==> flow/design.v <==
module top(
  input  logic         clk,
  input  logic         rst_n,
  input  logic [31:0]  a, b, c, d, e,  
  output logic [63:0]  y  
);
logic [63:0] mul1_reg, mul2_reg;    
logic [63:0] mul3_reg;             
logic [63:0] sum1_reg;             
logic [63:0] sum2_reg;             
logic [63:0] final_result_reg;    
always_ff @(posedge clk or negedge rst_n) begin
  if (!rst_n) begin
    mul1_reg <= '0;
    mul2_reg <= '0;
  end else begin
    mul1_reg <= a * b;    
    mul2_reg <= c * d;    
  end
end
always_ff @(posedge clk or negedge rst_n) begin
  if (!rst_n) begin
    mul3_reg <= '0;
  end else begin
    mul3_reg <= mul1_reg[31:0] * e;  
  end
end
always_ff @(posedge clk or negedge rst_n) begin
  if (!rst_n) begin
    sum1_reg <= '0;
  end else begin
    sum1_reg <= mul1_reg + mul2_reg;
  end
end
always_ff @(posedge clk or negedge rst_n) begin
  if (!rst_n) begin
    sum2_reg <= '0;
  end else begin
    sum2_reg <= sum1_reg + mul3_reg;
  end
end
always_ff @(posedge clk or negedge rst_n) begin
  if (!rst_n) begin
    final_result_reg <= '0;
  end else begin
    if (|a)  
      final_result_reg <= sum2_reg + sum1_reg;
    else
      final_result_reg <= sum2_reg - mul2_reg;
  end
end
(* IOB="TRUE" *)
always_ff @(posedge clk or negedge rst_n) begin
  if (!rst_n) begin
    y <= '0;
  end else begin
    y <= final_result_reg;
  end
end
endmodule
# Tool chain data of top
# Module top before and after one edit of its RTL, step after step.
# Lines under "before" count in the file above, lines under "after" in the edited file.
# "delta": "after" minus "before" as printed here.
# Operators carry their Yosys type and port widths (W data, S select, Z words).
# Cell names lack the library's common part.
# A cell with n/a has no value.
[inputs]
top_module = "top"
clk_port = "clk"
lib = "sky130hd"
lib_corner = "tt_025C_1v80"

# The edit
# Unified diff, file above to edited file.
# The edited RTL no longer does the same as the RTL above: the edit was made by script, with no optimisation intended.
# begin of diff
@@ -51,10 +51,4 @@
 end
 (* IOB="TRUE" *)
-always_ff @(posedge clk or negedge rst_n) begin
-  if (!rst_n) begin
-    y <= '0;
-  end else begin
-    y <= final_result_reg;
-  end
-end
+always_comb y = final_result_reg;
 endmodule
# end of diff

# After elaboration
# Counts by Yosys on the flattened word-level netlist (proc, flatten, opt, wreduce; memories kept). Register bits leave out memories and registers merged into their read ports (data or address); mux counts leave out enables and synchronous resets folded into registers. Print and check cells are left out. Cells with the same type and inputs are merged into one.
[bits]
columns = ["element", "before", "after", "delta"]
rows = [
  ["ff_bits", 448, 384, -64],
  ["out_inout_bits", 64, 64, 0],
]
[op_classes]
columns = ["element", "before", "after", "delta"]
rows = [
  ["add_sub_neg", 4, 4, 0],
  ["n_mul", 3, 3, 0],
  ["mux", 1, 1, 0],
  ["reduce_logical", 1, 1, 0],
]
[ops]
columns = ["cell", "before", "after", "delta"]
rows = [
  ["$add A64 B64 Y64", 3, 3, 0],
  ["$mul A32 B32 Y64", 3, 3, 0],
  ["$mux W64", 1, 1, 0],
  ["$reduce_or A32 Y1", 1, 1, 0],
  ["$sub A64 B64 Y64", 1, 1, 0],
]

# Depth
# Longest topological path by Yosys (ltp), each cell counted once; first at word level (registers and memories cut), then after technology mapping (sequential cells cut; the memories' decode and read muxes count).
[depth]
columns = ["element", "before", "after", "delta"]
rows = [
  ["word_depth", 2, 2, 0],
  ["abc_area", "0", "0", "n/a"],
  ["ltp_mapped", 30, 30, 0],
  ["depth_no_buf", 29, 29, 0],
]

# After synthesis
# Source: synth_stat.txt of the flow (Yosys; design flattened, memories mapped). It holds for the ABC_AREA given above (unset counts as 0); a run with the other value may have another netlist.
[types]
columns = ["cell_type", "before", "after", "delta"]
rows = [
  ["nand2_1", 1563, 1631, 68],
  ["dfrtp_1", 448, 384, -64],
  ["mux2_2", 60, 1, -59],
  ["o21ai_0", 219, 261, 42],
  ["a21oi_1", 398, 436, 38],
  ["a21o_1", 223, 260, 37],
  ["and2_1", 1807, 1789, -18],
  ["nor2_1", 204, 187, -17],
  ["clkbuf_1", 702, 718, 16],
  ["xor2_1", 160, 172, 12],
  ["nand3_1", 82, 71, -11],
  ["nor2b_1", 55, 46, -9],
  ["nand2b_1", 47, 38, -9],
  ["o21ai_1", 5, 13, 8],
  ["xnor2_1", 268, 261, -7],
  ["o21bai_1", 62, 69, 7],
  ["nor3_1", 53, 60, 7],
  ["o21a_1", 38, 31, -7],
]
# Not every row of either side is listed.
[mapped]
columns = ["element", "before", "after", "delta"]
rows = [
  ["mapped_cells", 13260, 13273, 13],
  ["area_mm2", 0.1231281, 0.1215078, -0.0016203],
  ["sequential_area_mm2", 0.0112108, 0.0096092, -0.0016016],
  ["ffs", 448, 384, -64],
]

# Timing after synthesis
# OpenSTA on the mapped netlist: ideal clock, no wires. The path of least setup slack (recovery checks aside). Input and output delay are each 20% of the period. Register names are those of the netlist, which keeps one name where synthesis merged equal registers.
[synth_timing]
columns = ["element", "before", "after", "delta"]
rows = [
  ["path_type", "input to register", "input to register", "n/a"],
  ["start", "in b[2]", "in a[29]", "n/a"],
  ["end", "reg mul1_reg[43]", "reg mul1_reg[60]", "n/a"],
  ["period_ps", 11000, 11000, 0],
  ["in_delay_ps", 2200, 2200, 0],
  ["launch_ps", 2200, 2200, 0],
  ["arrival_time_ps", 9136, 9176, 40],
  ["required_time_ps", 10920, 10868, -52],
  ["path_slack_ps", 1784, 1692, -92],
  ["path_delay_ps", 7016, 7108, 92],
  ["stages", 26, 26, 0],
  ["path_buffers", 1, 2, 1],
  ["period_less_setup_slack_ps", 9216, 9308, 92],
]
# "path_delay_ps" is the arrival time less input delay plus setup time.
# "stages": output pins that drive a net of the path, with the launching flip-flop's if there is one; two outputs of one cell count as two.
# "period_less_setup_slack_ps" = period - worst setup slack (recovery checks aside). The figure is calculated, with input and output delays left at 20% of the set period.
# Between the ends stands the longest chain of elaborated cells between them, by number of cells; it is not shown to be the way that was timed. Of several equally long chains one is given.
# A line is the first line of the expression or statement that the cell stems from. Yosys adds cells for indexed reads and writes and turns some case tables into memories.
[synth_between_before]
cell_sequence = "clkbuf_1 -> and2_1 -> fa_1 -> inv_1 -> fa_1 -> fa_1 -> fa_1 -> inv_1 -> fa_1 -> inv_1 -> fa_1 -> inv_1 -> fa_1 -> fa_1 -> ha_1 -> and2_1 -> and3_1 -> a211oi_1 -> o311a_1 -> o31a_1 -> o21ai_1 -> a221o_1 -> a221oi_1 -> o21ai_0 -> a21oi_1 -> xnor2_1"
elab_chain_len = 1
[synth_lines_before]
columns = ["element", "line_no", "source"]
rows = [
  ["start: declaration", 4, "input  logic [31:0]  a, b, c, d, e,"],
  ["$mul A32 B32 Y64", 17, "mul1_reg <= a * b;"],
  ["end: assignment", 14, "mul1_reg <= '0;"],
  ["end: assignment", 17, ""],
  ["end: declaration", 7, "logic [63:0] mul1_reg, mul2_reg;"],
]
[synth_between_after]
cell_sequence = "clkbuf_1 -> nand2_1 -> fa_1 -> inv_1 -> fa_1 -> inv_1 -> fa_1 -> fa_1 -> inv_1 -> fa_1 -> fa_1 -> fa_1 -> fa_1 -> ha_1 -> clkbuf_1 -> a21oi_1 -> inv_1 -> o41ai_1 -> o21ai_0 -> a2111oi_0 -> o31ai_1 -> a221oi_1 -> o21bai_1 -> a31oi_1 -> o221ai_1 -> xor2_1"
elab_chain_len = 1
[synth_lines_after]
columns = ["element", "line_no", "source"]
rows = [
  ["start: declaration", 4, "input  logic [31:0]  a, b, c, d, e,"],
  ["$mul A32 B32 Y64", 17, "mul1_reg <= a * b;"],
  ["end: assignment", 14, "mul1_reg <= '0;"],
  ["end: assignment", 17, ""],
  ["end: declaration", 7, "logic [63:0] mul1_reg, mul2_reg;"],
]

# Path in the finished layout
# Path of least setup slack in the final report of the runs of set A (OpenROAD, finished layout, wires in). Where an end is a register, its clock arrival counts in the times.
# The path's times are printed in steps of 10 ps; the period is the one set.
[layout_timing]
columns = ["element", "before", "after", "delta"]
rows = [
  ["path_type", "input to register", "input to register", "n/a"],
  ["start", "in d[6]", "in d[6]", "n/a"],
  ["end", "reg mul2_reg[63]", "reg mul2_reg[48]", "n/a"],
  ["period_ps", 10200, 10200, 0],
  ["in_delay_ps", 2040, 2040, 0],
  ["launch_ps", 2040, 2040, 0],
  ["arrival_time_ps", 10130, 10320, 190],
  ["required_time_ps", 10770, 10760, -10],
  ["path_slack_ps", 640, 440, -200],
  ["stages", 25, 28, 3],
  ["path_buffers", 1, 2, 1],
]
# Between the ends stands the longest chain of elaborated cells between them, by number of cells; it is not shown to be the way that was timed. Of several equally long chains one is given.
[layout_between_before]
cell_sequence = "clkdlybuf4s50_1 -> and2_1 -> fa_1 -> fa_1 -> fa_1 -> inv_1 -> fa_1 -> inv_1 -> fa_1 -> inv_1 -> fa_1 -> inv_1 -> fa_1 -> fa_1 -> ha_1 -> a21oi_1 -> o21a_1 -> o31ai_1 -> a311o_1 -> a211o_1 -> a31oi_1 -> o21ai_1 -> or3b_2 -> a21oi_1 -> xnor2_1"
elab_chain_len = 1
[layout_lines_before]
columns = ["element", "line_no", "source"]
rows = [
  ["start: declaration", 4, "input  logic [31:0]  a, b, c, d, e,"],
  ["$mul A32 B32 Y64", 18, "mul2_reg <= c * d;"],
  ["end: assignment", 15, "mul2_reg <= '0;"],
  ["end: assignment", 18, ""],
  ["end: declaration", 7, "logic [63:0] mul1_reg, mul2_reg;"],
]
[layout_between_after]
cell_sequence = "clkdlybuf4s50_1 -> buf_4 -> nand2_1 -> fa_1 -> inv_1 -> fa_1 -> fa_1 -> inv_1 -> fa_1 -> inv_1 -> fa_1 -> fa_1 -> fa_1 -> inv_1 -> fa_1 -> inv_1 -> ha_1 -> a21oi_1 -> o21bai_1 -> a21oi_1 -> o2111ai_1 -> a2111o_1 -> and2_1 -> a21o_1 -> a21oi_1 -> o21ai_1 -> a211oi_1 -> xnor2_1"
elab_chain_len = 1
[layout_lines_after]
columns = ["element", "line_no", "source"]
rows = [
  ["start: declaration", 4, "input  logic [31:0]  a, b, c, d, e,"],
  ["$mul A32 B32 Y64", 18, "mul2_reg <= c * d;"],
  ["end: assignment", 15, "mul2_reg <= '0;"],
  ["end: assignment", 18, ""],
  ["end: declaration", 7, "logic [63:0] mul1_reg, mul2_reg;"],
]

# Layout results
# Runs of the flow (Yosys, OpenROAD) on both versions; the two runs of a pair have the same settings. The constraints put input and output delay at 20% of the set period each and load the outputs with 0.01 pF.
[flow_settings_set_A]
CORE_UTILIZATION = 45
period_ns = 10.2
CAP_MARGIN = 20
CORE_MARGIN = 2
SLEW_MARGIN = 20
[results_set_A]
columns = ["element", "before", "after", "delta"]
rows = [
  ["ys_area_mm2", 0.1231281, 0.1215078, -0.0016203],
  ["die_footprint_mm2", 0.277819, 0.274188, -0.003631],
  ["final_cell_area_mm2", 0.133086, 0.131831, -0.001255],
  ["final_util_pct", 48.8, 49.2, 0.4],
  ["fin_ws_ps", 636, 439, -197],
  ["fin_tns_ps", 0, 0, 0],
  ["ws_hold_ps", 329, 481, 152],
  ["period_less_ws_ps", 9564, 9761, 197],
]
[flow_settings_set_B]
CORE_ASPECT_RATIO = 0.86
CORE_UTILIZATION = 53
CTS_CLUSTER_SIZE = 85
GPL_ROUTABILITY_DRIVEN = 1
GPL_TIMING_DRIVEN = 1
MIN_ROUTING_LAYER = "met1"
SETUP_SLACK_MARGIN = 2.34
SLEW_MARGIN = 40
period_ns = 17.7
CAP_MARGIN = 20
CORE_MARGIN = 2
[results_set_B]
columns = ["element", "before", "after", "delta"]
rows = [
  ["ys_area_mm2", 0.1231281, 0.1215078, -0.0016203],
  ["die_footprint_mm2", 0.236199, 0.233117, -0.003082],
  ["final_cell_area_mm2", 0.129633, 0.127642, -0.001991],
  ["final_util_pct", 56.0, 56.2, 0.2],
  ["fin_ws_ps", 5894, 5904, 10],
  ["fin_tns_ps", 0, 0, 0],
  ["ws_hold_ps", 348, 487, 139],
  ["period_less_ws_ps", 11806, 11796, -10],
]
# By "period_less_ws_ps" is meant the clock period of the run minus its worst setup slack. This is arithmetic on one report: input and output delays are still those of the set period (20% each).
